==> flow/design.v <==
`timescale 1ns / 1ps
package ascon_pkg;
    typedef logic [0:4][63:0] t_state_array;
    typedef logic [0:11][7:0] t_constant_addition;
    typedef logic [0:31][7:0] t_substitution;
    /*verilator lint_off UNUSEDPARAM*/
    localparam t_constant_addition C_LUT_ADDITION = {
        8'hF0,
        8'hE1,
        8'hD2,
        8'hC3,
        8'hB4,
        8'hA5,
        8'h96,
        8'h87,
        8'h78,
        8'h69,
        8'h5A,
        8'h4B
    };
    localparam t_substitution C_LUT_SBOX = {
        8'h04,
        8'h0B,
        8'h1F,
        8'h14,
        8'h1A,
        8'h15,
        8'h09,
        8'h02,
        8'h1B,
        8'h05,
        8'h08,
        8'h12,
        8'h1D,
        8'h03,
        8'h06,
        8'h1C,
        8'h1E,
        8'h13,
        8'h07,
        8'h0E,
        8'h00,
        8'h0D,
        8'h11,
        8'h18,
        8'h10,
        8'h0C,
        8'h01,
        8'h19,
        8'h16,
        8'h0A,
        8'h0F,
        8'h17
    };
    /*verilator lint_on UNUSEDPARAM*/
endpackage : ascon_pkg
`timescale 1ns / 1ps
module ascon_fsm (
    input  logic                clock,                        
    input  logic                reset_n,                      
    input  logic                i_sys_enable,                 
    input  logic                i_start,                      
    input  logic                i_data_valid,                 
    input  logic unsigned [3:0] i_round_count,                
    input  logic unsigned [1:0] i_block_count,                
    output logic                o_valid_cipher,               
    output logic                o_done,                       
    output logic                o_mux_select,                 
    output logic                o_enable_xor_data_begin,      
    output logic                o_enable_xor_key_begin,       
    output logic                o_enable_xor_key_end,         
    output logic                o_enable_xor_lsb_end,         
    output logic                o_enable_state_reg,           
    output logic                o_enable_cipher_reg,          
    output logic                o_enable_tag_reg,             
    output logic                o_enable_round_counter,       
    output logic                o_reset_round_counter_to_6,   
    output logic                o_reset_round_counter_to_0,   
    output logic                o_enable_block_counter,       
    output logic                o_reset_block_counter,        
    output logic                o_ready                       
);
    typedef enum logic unsigned [4:0] {
        STATE_IDLE,                      
        STATE_CONFIGURATION,             
        STATE_START_INITIALIZATION,      
        STATE_PROCESS_INITIALIZATION,    
        STATE_END_INITIALIZATION,        
        STATE_IDLE_ASSOCIATED_DATA,      
        STATE_START_ASSOCIATED_DATA,     
        STATE_PROCESS_ASSOCIATED_DATA,   
        STATE_END_ASSOCIATED_DATA,       
        STATE_IDLE_PLAIN_TEXT,           
        STATE_START_PLAIN_TEXT,          
        STATE_PROCESS_PLAIN_TEXT,        
        STATE_END_PLAIN_TEXT,            
        STATE_IDLE_FINALIZATION,         
        STATE_START_FINALIZATION,        
        STATE_PROCESS_FINALIZATION,      
        STATE_END_FINALIZATION           
    } type_state_e;
    logic next_o_valid_cipher;               
    logic next_o_done;                       
    logic next_o_mux_select;                 
    logic next_o_enable_xor_data_begin;      
    logic next_o_enable_xor_key_begin;       
    logic next_o_enable_xor_key_end;         
    logic next_o_enable_xor_lsb_end;         
    logic next_o_enable_state_reg;           
    logic next_o_enable_cipher_reg;          
    logic next_o_enable_tag_reg;             
    logic next_o_enable_round_counter;       
    logic next_o_reset_round_counter_to_6;   
    logic next_o_reset_round_counter_to_0;   
    logic next_o_enable_block_counter;       
    logic next_o_reset_block_counter;        
    type_state_e
        current_state,   
        next_state;      
    always_ff @(posedge clock or negedge reset_n) begin
        if (!reset_n) begin
            current_state <= STATE_IDLE;
        end
        else if (i_sys_enable) begin
            current_state <= next_state;
        end
        else begin
            current_state <= STATE_IDLE;
        end
    end
    assign o_ready = (current_state == STATE_IDLE_ASSOCIATED_DATA) || (current_state == STATE_IDLE_PLAIN_TEXT) ||
        (current_state == STATE_IDLE_FINALIZATION);
    always_comb begin
        next_state = STATE_IDLE;
        unique case (current_state)
            STATE_IDLE: begin
                if (i_start) begin
                    next_state = STATE_CONFIGURATION;
                end
            end
            STATE_CONFIGURATION: begin
                next_state = STATE_START_INITIALIZATION;
            end
            STATE_START_INITIALIZATION: begin
                next_state = STATE_PROCESS_INITIALIZATION;
            end
            STATE_PROCESS_INITIALIZATION: begin
                if (i_round_count >= 4'h9) begin
                    next_state = STATE_END_INITIALIZATION;
                end
                else begin
                    next_state = STATE_PROCESS_INITIALIZATION;
                end
            end
            STATE_END_INITIALIZATION: begin
                next_state = STATE_IDLE_ASSOCIATED_DATA;
            end
            STATE_IDLE_ASSOCIATED_DATA: begin
                if (i_data_valid) begin
                    next_state = STATE_START_ASSOCIATED_DATA;
                end
                else begin
                    next_state = STATE_IDLE_ASSOCIATED_DATA;
                end
            end
            STATE_START_ASSOCIATED_DATA: begin
                next_state = STATE_PROCESS_ASSOCIATED_DATA;
            end
            STATE_PROCESS_ASSOCIATED_DATA: begin
                if (i_round_count >= 4'h9) begin
                    next_state = STATE_END_ASSOCIATED_DATA;
                end
                else begin
                    next_state = STATE_PROCESS_ASSOCIATED_DATA;
                end
            end
            STATE_END_ASSOCIATED_DATA: begin
                next_state = STATE_IDLE_PLAIN_TEXT;
            end
            STATE_IDLE_PLAIN_TEXT: begin
                if (i_data_valid) begin
                    next_state = STATE_START_PLAIN_TEXT;
                end
                else begin
                    next_state = STATE_IDLE_PLAIN_TEXT;
                end
            end
            STATE_START_PLAIN_TEXT: begin
                next_state = STATE_PROCESS_PLAIN_TEXT;
            end
            STATE_PROCESS_PLAIN_TEXT: begin
                if (i_round_count >= 4'h9) begin
                    next_state = STATE_END_PLAIN_TEXT;
                end
                else begin
                    next_state = STATE_PROCESS_PLAIN_TEXT;
                end
            end
            STATE_END_PLAIN_TEXT: begin
                if (i_block_count >= 2'b11) begin
                    next_state = STATE_IDLE_FINALIZATION;
                end
                else begin
                    next_state = STATE_IDLE_PLAIN_TEXT;
                end
            end
            STATE_IDLE_FINALIZATION: begin
                if (i_data_valid) begin
                    next_state = STATE_START_FINALIZATION;
                end
                else begin
                    next_state = STATE_IDLE_FINALIZATION;
                end
            end
            STATE_START_FINALIZATION: begin
                next_state = STATE_PROCESS_FINALIZATION;
            end
            STATE_PROCESS_FINALIZATION: begin
                if (i_round_count >= 4'h9) begin
                    next_state = STATE_END_FINALIZATION;
                end
                else begin
                    next_state = STATE_PROCESS_FINALIZATION;
                end
            end
            STATE_END_FINALIZATION: begin
                next_state = STATE_IDLE;
            end
            /*verilator coverage_off*/
            default: begin
                next_state = STATE_IDLE;
            end
            /*verilator coverage_on*/
        endcase
    end
    always_comb begin
        next_o_valid_cipher             = 0;
        next_o_done                     = 0;
        next_o_mux_select               = 1;
        next_o_enable_xor_data_begin    = 0;
        next_o_enable_xor_key_begin     = 0;
        next_o_enable_xor_key_end       = 0;
        next_o_enable_xor_lsb_end       = 0;
        next_o_enable_state_reg         = 1;
        next_o_enable_cipher_reg        = 0;
        next_o_enable_tag_reg           = 0;
        next_o_enable_round_counter     = 0;
        next_o_reset_round_counter_to_6 = 0;
        next_o_reset_round_counter_to_0 = 0;
        next_o_enable_block_counter     = 0;
        next_o_reset_block_counter      = 0;
        unique case (current_state)
            STATE_IDLE: begin
                next_o_enable_state_reg = 0;
            end
            STATE_CONFIGURATION: begin
                next_o_enable_state_reg         = 0;
                next_o_mux_select               = 0;
                next_o_reset_round_counter_to_0 = 1;
            end
            STATE_START_INITIALIZATION: begin
                next_o_mux_select           = 0;
                next_o_enable_round_counter = 1;
            end
            STATE_PROCESS_INITIALIZATION: begin
                next_o_enable_round_counter = 1;
            end
            STATE_END_INITIALIZATION: begin
                next_o_enable_xor_key_end = 1;
            end
            STATE_IDLE_ASSOCIATED_DATA: begin
                next_o_enable_state_reg         = 0;
                next_o_reset_round_counter_to_6 = 1;
            end
            STATE_START_ASSOCIATED_DATA: begin
                next_o_enable_round_counter  = 1;
                next_o_enable_xor_data_begin = 1;
            end
            STATE_PROCESS_ASSOCIATED_DATA: begin
                next_o_enable_round_counter = 1;
            end
            STATE_END_ASSOCIATED_DATA: begin
                next_o_enable_xor_lsb_end  = 1;
                next_o_reset_block_counter = 1;
            end
            STATE_IDLE_PLAIN_TEXT: begin
                next_o_enable_state_reg         = 0;
                next_o_reset_round_counter_to_6 = 1;
            end
            STATE_START_PLAIN_TEXT: begin
                next_o_enable_round_counter  = 1;
                next_o_enable_xor_data_begin = 1;
                next_o_enable_block_counter  = 1;
                next_o_enable_cipher_reg     = 1;
                next_o_valid_cipher          = 1;
            end
            STATE_PROCESS_PLAIN_TEXT: begin
                next_o_enable_round_counter = 1;
            end
            STATE_END_PLAIN_TEXT: begin
                next_o_enable_round_counter = 1;
            end
            STATE_IDLE_FINALIZATION: begin
                next_o_enable_round_counter     = 1;
                next_o_enable_state_reg         = 0;
                next_o_reset_round_counter_to_0 = 1;
            end
            STATE_START_FINALIZATION: begin
                next_o_enable_round_counter  = 1;
                next_o_enable_xor_data_begin = 1;
                next_o_enable_xor_key_begin  = 1;
                next_o_enable_cipher_reg     = 1;
                next_o_valid_cipher          = 1;
            end
            STATE_PROCESS_FINALIZATION: begin
                next_o_enable_round_counter = 1;
            end
            STATE_END_FINALIZATION: begin
                next_o_enable_xor_key_end = 1;
                next_o_enable_tag_reg     = 1;
                next_o_done               = 1;
            end
            /*verilator coverage_off*/
            default: begin
                next_o_valid_cipher             = 0;
                next_o_done                     = 0;
                next_o_mux_select               = 1;
                next_o_enable_xor_data_begin    = 0;
                next_o_enable_xor_key_begin     = 0;
                next_o_enable_xor_key_end       = 0;
                next_o_enable_xor_lsb_end       = 0;
                next_o_enable_state_reg         = 1;
                next_o_enable_cipher_reg        = 0;
                next_o_enable_tag_reg           = 0;
                next_o_enable_round_counter     = 0;
                next_o_reset_round_counter_to_6 = 0;
                next_o_reset_round_counter_to_0 = 0;
                next_o_enable_block_counter     = 0;
                next_o_reset_block_counter      = 0;
            end
            /*verilator coverage_on*/
        endcase
    end
    always_ff @(posedge clock or negedge reset_n) begin
        if (!reset_n) begin
            o_valid_cipher             <= 0;
            o_done                     <= 0;
            o_mux_select               <= 1;
            o_enable_xor_data_begin    <= 0;
            o_enable_xor_key_begin     <= 0;
            o_enable_xor_key_end       <= 0;
            o_enable_xor_lsb_end       <= 0;
            o_enable_state_reg         <= 0;
            o_enable_cipher_reg        <= 0;
            o_enable_tag_reg           <= 0;
            o_enable_round_counter     <= 0;
            o_reset_round_counter_to_6 <= 0;
            o_reset_round_counter_to_0 <= 0;
            o_enable_block_counter     <= 0;
            o_reset_block_counter      <= 0;
        end
        else if (i_sys_enable) begin
            o_valid_cipher             <= next_o_valid_cipher;
            o_done                     <= next_o_done;
            o_mux_select               <= next_o_mux_select;
            o_enable_xor_data_begin    <= next_o_enable_xor_data_begin;
            o_enable_xor_key_begin     <= next_o_enable_xor_key_begin;
            o_enable_xor_key_end       <= next_o_enable_xor_key_end;
            o_enable_xor_lsb_end       <= next_o_enable_xor_lsb_end;
            o_enable_state_reg         <= next_o_enable_state_reg;
            o_enable_cipher_reg        <= next_o_enable_cipher_reg;
            o_enable_tag_reg           <= next_o_enable_tag_reg;
            o_enable_round_counter     <= next_o_enable_round_counter;
            o_reset_round_counter_to_6 <= next_o_reset_round_counter_to_6;
            o_reset_round_counter_to_0 <= next_o_reset_round_counter_to_0;
            o_enable_block_counter     <= next_o_enable_block_counter;
            o_reset_block_counter      <= next_o_reset_block_counter;
        end
        else begin
            o_valid_cipher             <= 0;
            o_done                     <= 0;
            o_mux_select               <= 1;
            o_enable_xor_data_begin    <= 0;
            o_enable_xor_key_begin     <= 0;
            o_enable_xor_key_end       <= 0;
            o_enable_xor_lsb_end       <= 0;
            o_enable_state_reg         <= 0;
            o_enable_cipher_reg        <= 0;
            o_enable_tag_reg           <= 0;
            o_enable_round_counter     <= 0;
            o_reset_round_counter_to_6 <= 0;
            o_reset_round_counter_to_0 <= 0;
            o_enable_block_counter     <= 0;
            o_reset_block_counter      <= 0;
        end
    end
endmodule
`timescale 1ns / 1ps
module xor_begin
(
    input  logic         [319:0]         i_state,             
    input  logic         [ 63:0] i_data,              
    input  logic         [127:0] i_key,               
    input  logic                 i_enable_xor_key,    
    input  logic                 i_enable_xor_data,   
    output logic         [319:0]         o_state              
);
    assign o_state[319:256] = i_enable_xor_data ? (i_state[319:256] ^ i_data) : i_state[319:256];
    assign o_state[255:192] = i_enable_xor_key ? (i_state[255:192] ^ i_key[127:64]) : i_state[255:192];
    assign o_state[191:128] = i_enable_xor_key ? (i_state[191:128] ^ i_key[63:0]) : i_state[191:128];
    assign o_state[127:64] = i_state[127:64];
    assign o_state[63:0] = i_state[63:0];
endmodule
`timescale 1ns / 1ps
module xor_end
(
    input  logic         [319:0]         i_state,            
    input  logic         [127:0] i_key,              
    input  logic                 i_enable_xor_key,   
    input  logic                 i_enable_xor_lsb,   
    output logic         [319:0]         o_state             
);
    logic [63:0] state_part_4_xored_with_lsb;   
    assign state_part_4_xored_with_lsb = {i_state[63:1], i_state[0] ^ i_enable_xor_lsb};
    assign o_state[319:256] = i_state[319:256];
    assign o_state[255:192] = i_state[255:192];
    assign o_state[191:128] = i_state[191:128];
    assign o_state[127:64] = i_enable_xor_key ? (i_state[127:64] ^ i_key[127:64]) : i_state[127:64];
    assign
        o_state[63:0] = i_enable_xor_key ? (state_part_4_xored_with_lsb ^ i_key[63:0]) : state_part_4_xored_with_lsb;
endmodule
`timescale 1ns / 1ps
module addition_layer
(
    input  logic         [3:0] i_round,   
    input  logic         [319:0]       i_state,   
    output logic         [319:0]       o_state    
);
    assign o_state[319:256] = i_state[319:256];
    assign o_state[255:192] = i_state[255:192];
    logic [7:0] s_round_constant;   
    always_comb begin
        case (i_round)
            4'd0 : s_round_constant = 8'hF0;
            4'd1 : s_round_constant = 8'hE1;
            4'd2 : s_round_constant = 8'hD2;
            4'd3 : s_round_constant = 8'hC3;
            4'd4 : s_round_constant = 8'hB4;
            4'd5 : s_round_constant = 8'hA5;
            4'd6 : s_round_constant = 8'h96;
            4'd7 : s_round_constant = 8'h87;
            4'd8 : s_round_constant = 8'h78;
            4'd9 : s_round_constant = 8'h69;
            4'd10: s_round_constant = 8'h5A;
            4'd11: s_round_constant = 8'h4B;
            default: s_round_constant = 8'h00;
        endcase
    end
    assign o_state[191:128] = i_state[191:128] ^ {56'h00000000000000, s_round_constant};
    assign o_state[127:64] = i_state[127:64];
    assign o_state[63:0] = i_state[63:0];
endmodule
`timescale 1ns / 1ps
module sbox
(
    input  logic unsigned [4:0] i_data,   
    output logic          [4:0] o_data    
);
    always_comb begin
        case (i_data)
            5'd0 : o_data = 5'h04;
            5'd1 : o_data = 5'h0B;
            5'd2 : o_data = 5'h1F;
            5'd3 : o_data = 5'h14;
            5'd4 : o_data = 5'h1A;
            5'd5 : o_data = 5'h15;
            5'd6 : o_data = 5'h09;
            5'd7 : o_data = 5'h02;
            5'd8 : o_data = 5'h1B;
            5'd9 : o_data = 5'h05;
            5'd10: o_data = 5'h08;
            5'd11: o_data = 5'h12;
            5'd12: o_data = 5'h1D;
            5'd13: o_data = 5'h03;
            5'd14: o_data = 5'h06;
            5'd15: o_data = 5'h1C;
            5'd16: o_data = 5'h1E;
            5'd17: o_data = 5'h13;
            5'd18: o_data = 5'h07;
            5'd19: o_data = 5'h0E;
            5'd20: o_data = 5'h00;
            5'd21: o_data = 5'h0D;
            5'd22: o_data = 5'h11;
            5'd23: o_data = 5'h18;
            5'd24: o_data = 5'h10;
            5'd25: o_data = 5'h0C;
            5'd26: o_data = 5'h01;
            5'd27: o_data = 5'h19;
            5'd28: o_data = 5'h16;
            5'd29: o_data = 5'h0A;
            5'd30: o_data = 5'h0F;
            5'd31: o_data = 5'h17;
            default: o_data = 5'h00;
        endcase
    end
endmodule
`timescale 1ns / 1ps
module substitution_layer
#(
    parameter int G_NUM_SBOXES = 64   
) (
    input  logic         [319:0] i_state,   
    output logic         [319:0] o_state    
);
    for (genvar i = 0; i < G_NUM_SBOXES; i = i + 1) begin : g_sbox
        sbox sbox_i (
            .i_data({i_state[256+i], i_state[192+i], i_state[128+i], i_state[64+i], i_state[0+i]}),
            .o_data({o_state[256+i], o_state[192+i], o_state[128+i], o_state[64+i], o_state[0+i]})
        );
    end
endmodule
`timescale 1ns / 1ps
module diffusion_layer
(
    input  logic         [319:0] i_state,   
    output logic         [319:0] o_state    
);
    assign o_state[319:256] = i_state[319:256] ^ {i_state[274:256], i_state[319:275]} ^ {i_state[283:256], i_state[319:284]};
    assign o_state[255:192] = i_state[255:192] ^ {i_state[252:192], i_state[255:253]} ^ {i_state[230:192], i_state[255:231]};
    assign o_state[191:128] = i_state[191:128] ^ {i_state[128], i_state[191:129]} ^ {i_state[133:128], i_state[191:134]};
    assign o_state[127:64] = i_state[127:64] ^ {i_state[73:64], i_state[127:74]} ^ {i_state[80:64], i_state[127:81]};
    assign o_state[63:0] = i_state[63:0] ^ {i_state[6:0], i_state[63:7]} ^ {i_state[40:0], i_state[63:41]};
endmodule
 `timescale 1ns / 1ps
module permutation
(
    input  logic                 clock,                     
    input  logic                 reset_n,                   
    input  logic                 i_sys_enable,              
    input  logic                 i_mux_select,              
    input  logic                 i_enable_xor_key_begin,    
    input  logic                 i_enable_xor_data_begin,   
    input  logic                 i_enable_xor_key_end,      
    input  logic                 i_enable_xor_lsb_end,      
    input  logic                 i_enable_cipher_reg,       
    input  logic                 i_enable_tag_reg,          
    input  logic                 i_enable_state_reg,        
    input  logic         [319:0]         i_state,                   
    input  logic         [  3:0] i_round,                   
    input  logic         [ 63:0] i_data,                    
    input  logic         [127:0] i_key,                     
    output logic         [319:0]         o_state,                   
    output logic         [ 63:0] o_cipher,                  
    output logic         [127:0] o_tag                      
);
    logic         [319:0]
        state_mux_output,                    
        state_xor_begin_output,              
        state_adder_output,                  
        state_substitution_layer_output,     
        state_diffusion_output,              
        state_xor_end_output,                
        state_output_reg;                    
    logic [ 63:0] o_cipher_reg;              
    logic [127:0] o_tag_reg;                 
    assign state_mux_output = (i_mux_select == 1'b0) ? i_state : state_output_reg;
    xor_begin xor_begin_1 (
        .i_state          (state_mux_output),
        .i_data           (i_data),
        .i_key            (i_key),
        .i_enable_xor_key (i_enable_xor_key_begin),
        .i_enable_xor_data(i_enable_xor_data_begin),
        .o_state          (state_xor_begin_output)
    );
    addition_layer addition_layer_1 (
        .i_round(i_round),
        .i_state(state_xor_begin_output),
        .o_state(state_adder_output)
    );
    substitution_layer #(
        .G_NUM_SBOXES(64)
    ) substitution_layer_1 (
        .i_state(state_adder_output),
        .o_state(state_substitution_layer_output)
    );
    diffusion_layer diffusion_layer_1 (
        .i_state(state_substitution_layer_output),
        .o_state(state_diffusion_output)
    );
    xor_end xor_end_1 (
        .i_state         (state_diffusion_output),
        .i_key           (i_key),
        .i_enable_xor_key(i_enable_xor_key_end),
        .i_enable_xor_lsb(i_enable_xor_lsb_end),
        .o_state         (state_xor_end_output)
    );
    always_ff @(posedge clock or negedge reset_n) begin
        if (!reset_n) begin
            state_output_reg <= '0;
            o_cipher_reg     <= 0;
            o_tag_reg        <= 0;
        end
        else if (i_sys_enable) begin
            if (i_enable_state_reg) begin
                state_output_reg <= state_xor_end_output;
            end
            if (i_enable_cipher_reg) begin
                o_cipher_reg <= state_xor_begin_output[319:256];
            end
            if (i_enable_tag_reg) begin
                o_tag_reg <= {state_xor_end_output[127:64], state_xor_end_output[63:0]};
            end
        end
        else begin
            state_output_reg <= '0;
            o_cipher_reg     <= 0;
            o_tag_reg        <= 0;
        end
    end
    assign o_state  = state_output_reg;
    assign o_cipher = o_cipher_reg;
    assign o_tag    = o_tag_reg;
endmodule
`timescale 1ns / 1ps
module ascon
(
    input  logic         clock,            
    input  logic         reset_n,          
    input  logic         i_sys_enable,     
    input  logic         i_start,          
    input  logic         i_data_valid,     
    input  logic [ 63:0] i_data,           
    input  logic [127:0] i_key,            
    input  logic [127:0] i_nonce,          
    output logic [ 63:0] o_cipher,         
    output logic [127:0] o_tag,            
    output logic         o_valid_cipher,   
    output logic         o_done,           
    output logic         o_ready           
);
    logic
        s_mux_select,                       
        s_enable_xor_data_begin,            
        s_enable_xor_key_begin,             
        s_enable_xor_key_end,               
        s_enable_xor_lsb_end,               
        s_enable_state_reg,                 
        s_enable_cipher_reg,                
        s_enable_tag_reg,                   
        s_enable_round_counter,             
        s_reset_round_counter_to_6,         
        s_reset_round_counter_to_0,         
        s_enable_block_counter,             
        s_reset_block_counter,              
        s_valid_cipher,                     
        reg_valid_cipher,                   
        s_done,                             
        reg_done;                           
    logic         [319:0]       o_state;            
    logic         [3:0] reg_round_counter;  
    logic         [1:0] reg_block_counter;  
    ascon_fsm ascon_fsm_inst (
        .clock                     (clock),
        .reset_n                   (reset_n),
        .i_sys_enable              (i_sys_enable),
        .i_start                   (i_start),
        .i_data_valid              (i_data_valid),
        .i_round_count             (reg_round_counter),
        .i_block_count             (reg_block_counter),
        .o_valid_cipher            (s_valid_cipher),
        .o_done                    (s_done),
        .o_mux_select              (s_mux_select),
        .o_enable_xor_data_begin   (s_enable_xor_data_begin),
        .o_enable_xor_key_begin    (s_enable_xor_key_begin),
        .o_enable_xor_key_end      (s_enable_xor_key_end),
        .o_enable_xor_lsb_end      (s_enable_xor_lsb_end),
        .o_enable_state_reg        (s_enable_state_reg),
        .o_enable_cipher_reg       (s_enable_cipher_reg),
        .o_enable_tag_reg          (s_enable_tag_reg),
        .o_enable_round_counter    (s_enable_round_counter),
        .o_reset_round_counter_to_6(s_reset_round_counter_to_6),
        .o_reset_round_counter_to_0(s_reset_round_counter_to_0),
        .o_enable_block_counter    (s_enable_block_counter),
        .o_reset_block_counter     (s_reset_block_counter),
        .o_ready                   (o_ready)
    );
    permutation permutation_inst (
        .clock                  (clock),
        .reset_n                (reset_n),
        .i_sys_enable           (i_sys_enable),
        .i_mux_select           (s_mux_select),
        .i_enable_xor_key_begin (s_enable_xor_key_begin),
        .i_enable_xor_data_begin(s_enable_xor_data_begin),
        .i_enable_xor_key_end   (s_enable_xor_key_end),
        .i_enable_xor_lsb_end   (s_enable_xor_lsb_end),
        .i_enable_cipher_reg    (s_enable_cipher_reg),
        .i_enable_tag_reg       (s_enable_tag_reg),
        .i_enable_state_reg     (s_enable_state_reg),
        .i_state                ({i_data, i_key[127:64], i_key[63:0], i_nonce[127:64], i_nonce[63:0]}),
        .i_round                (reg_round_counter),
        .i_data                 (i_data),
        .i_key                  (i_key),
        .o_state                (o_state),
        .o_cipher               (o_cipher),
        .o_tag                  (o_tag)
    );
    always_ff @(posedge clock or negedge reset_n) begin
        if (!reset_n) begin
            reg_round_counter <= 4'b0;
            reg_block_counter <= 2'b0;
            reg_valid_cipher  <= 1'b0;
            reg_done          <= 1'b0;
        end
        else if (i_sys_enable) begin
            reg_valid_cipher <= s_valid_cipher;
            reg_done         <= s_done;
            if (s_reset_round_counter_to_6) begin
                reg_round_counter <= 4'd6;
            end
            else if (s_reset_round_counter_to_0) begin
                reg_round_counter <= 4'b0;
            end
            else if (s_enable_round_counter) begin
                reg_round_counter <= reg_round_counter + 4'b0001;
            end
            if (s_reset_block_counter) begin
                reg_block_counter <= 2'b00;
            end
            else if (s_enable_block_counter) begin
                reg_block_counter <= reg_block_counter + 2'b01;
            end
        end
        else begin
            reg_round_counter <= 4'b0;
            reg_block_counter <= 2'b0;
            reg_valid_cipher  <= 1'b0;
            reg_done          <= 1'b0;
        end
    end
    assign o_valid_cipher = reg_valid_cipher;
    assign o_done         = reg_done;
endmodule
--- tool output ---
Reports on ascon

Each step is given for the RTL above and for the edited RTL.
Lines under "original" count in the file above, lines under "edited" in the edited file.
"change" is "edited" less "original", of the values as shown; "rel. change" is that difference over "original", in percent.
A cell with - has no value.

Design top: ascon
Clock port: clock
Standard-cell library: sky130hd
Library corner: tt_025C_1v80

The edit

The edit as a unified diff against the file above.
The edited RTL no longer does the same as the RTL above: the edit was made by script, with no optimisation intended.

```diff
@@ -595,11 +595,6 @@
         .o_state         (state_xor_end_output)
     );
-    always_ff @(posedge clock or negedge reset_n) begin
-        if (!reset_n) begin
-            state_output_reg <= '0;
-            o_cipher_reg     <= 0;
-            o_tag_reg        <= 0;
-        end
-        else if (i_sys_enable) begin
+    always_ff @(posedge clock) begin
+        if (i_sys_enable) begin
             if (i_enable_state_reg) begin
                 state_output_reg <= state_xor_end_output;
```

Word-level counts

Counts by Yosys on the flattened word-level netlist (proc, flatten, opt, wreduce; memories kept). Register bits leave out memories and registers merged into their read ports (data or address). Print and check cells are left out.
Yosys's memory passes give these memory sizes; they may raise the number of words (mostly to a power of two), join words into wider ones and drop unused or constant bits.

Cells by class:

| what                  | original | edited | change | rel. change (%) |
| reduce/logical cells  | 3        | 3      | 0      | 0.00 |
| add/sub/neg operators | 2        | 2      | 0      | 0.00 |
| mux-type cells        | 47       | 41     | -6     | -12.77 |
| $lt $le $gt $ge       | 2        | 2      | 0      | 0.00 |
| equal/unequal tests   | 20       | 17     | -3     | -15.00 |
| bitwise operators     | 17       | 17     | 0      | 0.00 |

Operator list:

| cell                                                     | original | edited | change | rel. change (%) |
| 2-bit by 1-bit != test with 1-bit output with constant B | 3        | 0      | -3     | -100.00 |
| 64-bit 2-to-1 mux                                        | 7        | 5      | -2     | -28.57 |
| 320-bit 2-to-1 mux                                       | 3        | 1      | -2     | -66.67 |
| 128-bit 2-to-1 mux                                       | 2        | 0      | -2     | -100.00 |

Unchanged operator kinds not shown: 21.

Bit counts:

| what                       | original | edited | change | rel. change (%) |
| output and inout bits      | 195      | 195    | 0      | 0.00 |
| memories                   | 66       | 66     | 0      | 0.00 |
| bits in read-only memories | 10,848   | 10,848 | 0      | 0.00 |
| bits in registers          | 540      | 540    | 0      | 0.00 |
| input port bits            | 325      | 325    | 0      | 0.00 |

Memory list:

| what                                    | original                                                                                                     | edited |
| words x width with read and write ports | 32 x 15 bit 1R0W; 32 x 5 bit 1R0W; 32 x 5 bit 1R0W; 32 x 5 bit 1R0W; 32 x 5 bit 1R0W; 32 x 5 bit 1R0W; (+60) | 32 x 15 bit 1R0W; 32 x 5 bit 1R0W; 32 x 5 bit 1R0W; 32 x 5 bit 1R0W; 32 x 5 bit 1R0W; 32 x 5 bit 1R0W; (+60) |

The mark (+n) counts cells that are not listed.

Longest topological paths

Longest topological path by Yosys (ltp), each cell counted once; first at word level (registers and memories cut), then after technology mapping (sequential cells cut; the memories' decode and read muxes count).

Depth:

| what                          | original | edited | change | rel. change (%) |
| word-level depth              | 7        | 5      | -2     | -28.57 |
| ABC_AREA                      | 0        | 0      | -      | - |
| gate-level depth with buffers | 17       | 17     | 0      | 0.00 |
| gate-level depth less buffers | 10       | 10     | 0      | 0.00 |

After synthesis

Yosys stat after the flow's synthesis: flattened, memories mapped to cells. It holds for the ABC_AREA given above (unset counts as 0); a run with the other value may have another netlist.

Cell types:

| cell type                  | original | edited | change | rel. change (%) |
| sky130_fd_sc_hd__dfrtp_1   | 536      | 24     | -512   | -95.52 |
| sky130_fd_sc_hd__dfxtp_1   | 0        | 512    | +512   | - |
| sky130_fd_sc_hd__mux2i_1   | 694      | 421    | -273   | -39.34 |
| sky130_fd_sc_hd__xnor2_1   | 574      | 832    | +258   | +44.95 |
| sky130_fd_sc_hd__and2_1    | 17       | 232    | +215   | +1,264.71 |
| sky130_fd_sc_hd__o2111ai_1 | 0        | 162    | +162   | - |
| sky130_fd_sc_hd__xnor3_1   | 165      | 15     | -150   | -90.91 |
| sky130_fd_sc_hd__nand2_1   | 372      | 514    | +142   | +38.17 |
| sky130_fd_sc_hd__nor2_1    | 569      | 442    | -127   | -22.32 |
| sky130_fd_sc_hd__a21oi_1   | 332      | 211    | -121   | -36.45 |
| sky130_fd_sc_hd__nor2b_1   | 159      | 47     | -112   | -70.44 |
| sky130_fd_sc_hd__maj3_1    | 100      | 2      | -98    | -98.00 |
| sky130_fd_sc_hd__a211oi_1  | 249      | 158    | -91    | -36.55 |
| sky130_fd_sc_hd__a21boi_0  | 2        | 92     | +90    | +4,500.00 |
| sky130_fd_sc_hd__o21ai_0   | 299      | 365    | +66    | +22.07 |
| sky130_fd_sc_hd__nand3_1   | 62       | 126    | +64    | +103.23 |
| sky130_fd_sc_hd__a31oi_1   | 60       | 1      | -59    | -98.33 |
| sky130_fd_sc_hd__o22ai_1   | 54       | 2      | -52    | -96.30 |

Unchanged cell types not shown: 8.
Not every row of either side is listed.

Synthesis totals:

| what                     | original  | edited    | change     | rel. change (%) |
| chip area (Yosys) (mm^2) | 0.0527656 | 0.0491409 | -0.0036247 | -6.87 |
| flip-flop cells          | 537       | 537       | 0          | 0.00 |
| cell count               | 5,747     | 5,943     | +196       | +3.41 |

The figures by module come from a second, unflattened synthesis with its own total; it is not the netlist above.

Unflattened totals:

| what                                           | original  | edited    | change     | rel. change (%) |
| cells (unflattened synthesis)                  | 5,545     | 5,737     | +192       | +3.46 |
| area total of the unflattened synthesis (mm^2) | 0.0592443 | 0.0588464 | -0.0003979 | -0.67 |

Each row is one instance without its submodules.

By module, original:

| module                               | area (mm^2) | cells | times used | sequential area (mm^2) |
| permutation                          | 0.02732     | 2,006 | 1          | 0.0128123 |
| sbox                                 | 0.0002177   | 28    | 64         | 0 |
| diffusion_layer                      | 0.0076186   | 320   | 1          | 0 |
| xor_begin                            | 0.0035697   | 533   | 1          | 0 |
| xor_end                              | 0.0032056   | 463   | 1          | 0 |
| addition_layer                       | 0.0024536   | 326   | 1          | 0 |
| ascon_fsm                            | 0.0007945   | 74    | 1          | 0.0004267 |
| ascon                                | 0.0003491   | 31    | 1          | 0.0002002 |
| substitution_layer (G_NUM_SBOXES=64) | 0           | 0     | 1          | 0 |

By module, edited:

| module                               | area (mm^2) | cells | times used | sequential area (mm^2) |
| permutation                          | 0.02476     | 2,006 | 1          | 0.0102498 |
| sbox                                 | 0.0002515   | 31    | 64         | 0 |
| diffusion_layer                      | 0.0076186   | 320   | 1          | 0 |
| xor_begin                            | 0.0035697   | 533   | 1          | 0 |
| xor_end                              | 0.0032056   | 463   | 1          | 0 |
| addition_layer                       | 0.0024536   | 326   | 1          | 0 |
| ascon_fsm                            | 0.0007945   | 74    | 1          | 0.0004267 |
| ascon                                | 0.0003491   | 31    | 1          | 0.0002002 |
| substitution_layer (G_NUM_SBOXES=64) | 0           | 0     | 1          | 0 |

Timing after synthesis

Source: OpenSTA report_checks on the synthesized netlist (no wires, ideal clock, input and output delay 20% of the period each), path of least setup slack; recovery checks are left aside. Register names are those of the netlist, which keeps one name where synthesis merged equal registers.

Timing after synthesis:

| what                          | original                                        | edited                                          | change | rel. change (%) |
| kind                          | input to register                               | register to register                            | -      | - |
| start point                   | input i_nonce[45]                               | register ascon_fsm_inst.o_mux_select            | -      | - |
| end point                     | register permutation_inst.state_output_reg[198] | register permutation_inst.state_output_reg[125] | -      | - |
| slack (ps)                    | 5,923                                           | 5,744                                           | -179   | - |
| period (ps)                   | 10,000                                          | 10,000                                          | 0      | 0.00 |
| driving pins on the path      | 9                                               | 18                                              | +9     | +100.00 |
| arrival (ps)                  | 3,951                                           | 4,128                                           | +177   | +4.48 |
| input delay (ps)              | 2,000                                           | -                                               | -      | - |
| delay of the path (ps)        | 2,077                                           | 4,256                                           | +2,179 | +104.91 |
| buffers on the path           | 0                                               | 8                                               | +8     | - |
| synthesis period reached (ps) | 4,077                                           | 4,256                                           | +179   | +4.39 |

"delay of the path" is the arrival time less input delay plus setup time.
"driving pins on the path": output pins that drive a net of the path, with the launching flip-flop's if there is one; two outputs of one cell count as two.
"synthesis period reached" is the clock period less the worst setup slack; recovery checks do not enter. This is arithmetic on one report: input and output delays are still those of the set period (20% each).
Between the ends stands the longest chain of elaborated cells between them, by number of cells; it is not shown to be the way that was timed. Of several equally long chains one is given.
A line is the first line of the expression or statement that the cell stems from. Yosys adds cells for indexed reads and writes and turns some case tables into memories.
A memory read counts as a cell of the chain, while the word-level depth stops at memories.
A register here has more assigning lines than the two given.

On the way, after synthesis, original:
Cell sequence: sky130_fd_sc_hd__mux2i_1 sky130_fd_sc_hd__inv_1 sky130_fd_sc_hd__ha_1 sky130_fd_sc_hd__inv_1 sky130_fd_sc_hd__mux2i_4 sky130_fd_sc_hd__xor2_2 sky130_fd_sc_hd__xnor3_1 sky130_fd_sc_hd__and3_1 sky130_fd_sc_hd__a311o_1
Length of the longest elaborated chain: 5

RTL lines, path after synthesis, original:

| what                   | RTL line | RTL |
| start: declaration     | 634      | `input  logic [127:0] i_nonce,` |
| 320-bit 2-to-1 mux     | 566      | `assign state_mux_output = (i_mux_select == 1'b0) ? i_state : state_output_reg;` |
| memory read 32 x 5 bit | 470      | `case (i_data)` |
| 64-bit XOR             | 529      | `assign o_state[255:192] = i_state[255:192] ^ {i_state[252:192], i_state[255:253]} ^ {i_state[230:192], i_state ...` |
| 320-bit 2-to-1 mux     | 604      | `if (i_enable_state_reg) begin` |
| 320-bit 2-to-1 mux     | 603      | `else if (i_sys_enable) begin` |
| end: assignment        | 599      | `state_output_reg <= '0;` |
| end: assignment        | 605      | `state_output_reg <= state_xor_end_output;` |
| end: declaration       | 563      | `state_output_reg;` |

On the way, after synthesis, edited:
Cell sequence: sky130_fd_sc_hd__dfstp_2 sky130_fd_sc_hd__buf_6 sky130_fd_sc_hd__buf_4 sky130_fd_sc_hd__buf_6 sky130_fd_sc_hd__buf_2 sky130_fd_sc_hd__buf_2 sky130_fd_sc_hd__buf_2 sky130_fd_sc_hd__buf_1 sky130_fd_sc_hd__buf_1 sky130_fd_sc_hd__mux2i_1 sky130_fd_sc_hd__ha_1 sky130_fd_sc_hd__inv_1 sky130_fd_sc_hd__a211o_1 sky130_fd_sc_hd__xnor2_1 sky130_fd_sc_hd__xnor3_1 sky130_fd_sc_hd__xor2_1 sky130_fd_sc_hd__mux2i_1 sky130_fd_sc_hd__nor2_1
Length of the longest elaborated chain: 9

RTL lines, path after synthesis, edited:

| what                                   | RTL line | RTL |
| start: declaration                     | 68       | `output logic                o_mux_select,` |
| start: assignment                      | 348      | `o_mux_select               <= 1;` |
| start: assignment                      | 365      | `o_mux_select               <= next_o_mux_select;` |
| 320-bit 2-to-1 mux                     | 566      | `assign state_mux_output = (i_mux_select == 1'b0) ? i_state : state_output_reg;` |
| 64-bit XOR                             | 410      | `assign o_state[191:128] = i_enable_xor_key ? (i_state[191:128] ^ i_key[63:0]) : i_state[191:128];` |
| 64-bit 2-to-1 mux                      | 410      |  |
| 64-bit by 8-bit XOR with 64-bit output | 459      | `assign o_state[191:128] = i_state[191:128] ^ {56'h00000000000000, s_round_constant};` |
| memory read 32 x 5 bit                 | 470      | `case (i_data)` |
| 64-bit XOR x2                          | 531      | `assign o_state[127:64] = i_state[127:64] ^ {i_state[73:64], i_state[127:74]} ^ {i_state[80:64], i_state[127:81 ...` |
| 64-bit XOR                             | 428      | `assign o_state[127:64] = i_enable_xor_key ? (i_state[127:64] ^ i_key[127:64]) : i_state[127:64];` |
| 64-bit 2-to-1 mux                      | 428      |  |
| end: assignment                        | 600      | `state_output_reg <= state_xor_end_output;` |
| end: assignment                        | 610      | `state_output_reg <= '0;` |
| end: declaration                       | 563      | `state_output_reg;` |

Timing after layout

From the final timing report of each run of pair 1: the path of least setup slack in the routed layout; clock arrival at registers is part of the times.
The path's times are printed in steps of 10 ps; the period is the one set.

Timing after layout:

| what                     | original                                       | edited                                         | change | rel. change (%) |
| kind                     | register to register                           | register to register                           | -      | - |
| start point              | register ascon_fsm_inst.o_mux_select           | register ascon_fsm_inst.o_mux_select           | -      | - |
| end point                | register permutation_inst.state_output_reg[46] | register permutation_inst.state_output_reg[72] | -      | - |
| period (ps)              | 10,000                                         | 10,000                                         | 0      | 0.00 |
| buffers on the path      | 2                                              | 1                                              | -1     | -50.00 |
| arrival (ps)             | 6,250                                          | 6,240                                          | -10    | -0.16 |
| driving pins on the path | 9                                              | 12                                             | +3     | +33.33 |
| slack (ps)               | 4,270                                          | 4,310                                          | +40    | - |

Between the ends stands the longest chain of elaborated cells between them, by number of cells; it is not shown to be the way that was timed. Of several equally long chains one is given.
A memory read counts as a cell of the chain, while the word-level depth stops at memories.
A register here has more assigning lines than the two given.

On the way, after layout, original:
Cell sequence: sky130_fd_sc_hd__dfstp_4 sky130_fd_sc_hd__buf_12 sky130_fd_sc_hd__buf_4 sky130_fd_sc_hd__mux2_2 sky130_fd_sc_hd__ha_1 sky130_fd_sc_hd__mux2i_1 sky130_fd_sc_hd__xor2_1 sky130_fd_sc_hd__xnor2_1 sky130_fd_sc_hd__a211oi_1
Length of the longest elaborated chain: 11

RTL lines, path after layout, original:

| what                                   | RTL line | RTL |
| start: declaration                     | 68       | `output logic                o_mux_select,` |
| start: assignment                      | 348      | `o_mux_select               <= 1;` |
| start: assignment                      | 365      | `o_mux_select               <= next_o_mux_select;` |
| 320-bit 2-to-1 mux                     | 566      | `assign state_mux_output = (i_mux_select == 1'b0) ? i_state : state_output_reg;` |
| 64-bit XOR                             | 410      | `assign o_state[191:128] = i_enable_xor_key ? (i_state[191:128] ^ i_key[63:0]) : i_state[191:128];` |
| 64-bit 2-to-1 mux                      | 410      |  |
| 64-bit by 8-bit XOR with 64-bit output | 459      | `assign o_state[191:128] = i_state[191:128] ^ {56'h00000000000000, s_round_constant};` |
| memory read 32 x 5 bit                 | 470      | `case (i_data)` |
| 64-bit XOR x2                          | 532      | `assign o_state[63:0] = i_state[63:0] ^ {i_state[6:0], i_state[63:7]} ^ {i_state[40:0], i_state[63:41]};` |
| 64-bit XOR                             | 430      | `o_state[63:0] = i_enable_xor_key ? (state_part_4_xored_with_lsb ^ i_key[63:0]) : state_part_4_xored_with_lsb;` |
| 64-bit 2-to-1 mux                      | 430      |  |
| 320-bit 2-to-1 mux                     | 604      | `if (i_enable_state_reg) begin` |
| 320-bit 2-to-1 mux                     | 603      | `else if (i_sys_enable) begin` |
| end: assignment                        | 599      | `state_output_reg <= '0;` |
| end: assignment                        | 605      | `state_output_reg <= state_xor_end_output;` |
| end: declaration                       | 563      | `state_output_reg;` |

On the way, after layout, edited:
Cell sequence: sky130_fd_sc_hd__dfstp_4 sky130_fd_sc_hd__buf_12 sky130_fd_sc_hd__mux2i_1 sky130_fd_sc_hd__inv_1 sky130_fd_sc_hd__ha_1 sky130_fd_sc_hd__inv_1 sky130_fd_sc_hd__a211oi_1 sky130_fd_sc_hd__xnor2_1 sky130_fd_sc_hd__xnor2_1 sky130_fd_sc_hd__xnor2_1 sky130_fd_sc_hd__mux2i_1 sky130_fd_sc_hd__nor2_1
Length of the longest elaborated chain: 9

RTL lines, path after layout, edited:

| what                                   | RTL line | RTL |
| start: declaration                     | 68       | `output logic                o_mux_select,` |
| start: assignment                      | 348      | `o_mux_select               <= 1;` |
| start: assignment                      | 365      | `o_mux_select               <= next_o_mux_select;` |
| 320-bit 2-to-1 mux                     | 566      | `assign state_mux_output = (i_mux_select == 1'b0) ? i_state : state_output_reg;` |
| 64-bit XOR                             | 410      | `assign o_state[191:128] = i_enable_xor_key ? (i_state[191:128] ^ i_key[63:0]) : i_state[191:128];` |
| 64-bit 2-to-1 mux                      | 410      |  |
| 64-bit by 8-bit XOR with 64-bit output | 459      | `assign o_state[191:128] = i_state[191:128] ^ {56'h00000000000000, s_round_constant};` |
| memory read 32 x 5 bit                 | 470      | `case (i_data)` |
| 64-bit XOR x2                          | 531      | `assign o_state[127:64] = i_state[127:64] ^ {i_state[73:64], i_state[127:74]} ^ {i_state[80:64], i_state[127:81 ...` |
| 64-bit XOR                             | 428      | `assign o_state[127:64] = i_enable_xor_key ? (i_state[127:64] ^ i_key[127:64]) : i_state[127:64];` |
| 64-bit 2-to-1 mux                      | 428      |  |
| end: assignment                        | 600      | `state_output_reg <= state_xor_end_output;` |
| end: assignment                        | 610      | `state_output_reg <= '0;` |
| end: declaration                       | 563      | `state_output_reg;` |

Layout results

Both versions went through the flow (Yosys, OpenROAD) with the same settings in each pair. Constraints: input delay and output delay 20% of the set period each, output load 0.01 pF.

Settings, pair 1:
period_ns: 10.0
CAP_MARGIN: 20
CORE_MARGIN: 2
CORE_UTILIZATION: 40
SLEW_MARGIN: 20

Results, pair 1:

| what                                    | original  | edited    | change     | rel. change (%) |
| clock period achieved (ps)              | 5,733     | 5,693     | -40        | -0.70 |
| total negative slack (ps)               | 0         | 0         | 0          | - |
| die area (mm^2)                         | 0.134836  | 0.12567   | -0.009166  | -6.80 |
| Yosys chip area after synthesis (mm^2)  | 0.0527656 | 0.0491409 | -0.0036247 | -6.87 |
| worst setup slack after layout (ps)     | 4,267     | 4,307     | +40        | - |
| utilization of the finished layout (%)  | 47.5      | 48.1      | +0.6       | - |
| standard-cell area after routing (mm^2) | 0.0622234 | 0.0585899 | -0.0036335 | -5.84 |

Settings, pair 2:
CAP_MARGIN: 40
CELL_PAD_IN_SITES_GLOBAL_PLACEMENT: 0
CORE_UTILIZATION: 53
CTS_CLUSTER_DIAMETER: 313
CTS_CLUSTER_SIZE: 12
TNS_END_PERCENT: 30
period_ns: 4.1
CORE_MARGIN: 2
SLEW_MARGIN: 20

Results, pair 2:

| what                                    | original  | edited    | change     | rel. change (%) |
| clock period achieved (ps)              | 3,998     | 4,120     | +122       | +3.05 |
| total negative slack (ps)               | 0         | -20       | -20        | - |
| die area (mm^2)                         | 0.102096  | 0.0951692 | -0.0069268 | -6.78 |
| Yosys chip area after synthesis (mm^2)  | 0.0527656 | 0.0491409 | -0.0036247 | -6.87 |
| worst setup slack after layout (ps)     | 102       | -20       | -122       | - |
| utilization of the finished layout (%)  | 64.8      | 66.7      | +1.9       | - |
| standard-cell area after routing (mm^2) | 0.0638475 | 0.0612387 | -0.0026088 | -4.09 |

By "clock period achieved" is meant the clock period of the run minus its worst setup slack. This is arithmetic on one report: input and output delays are still those of the set period (20% each).
--- end ---
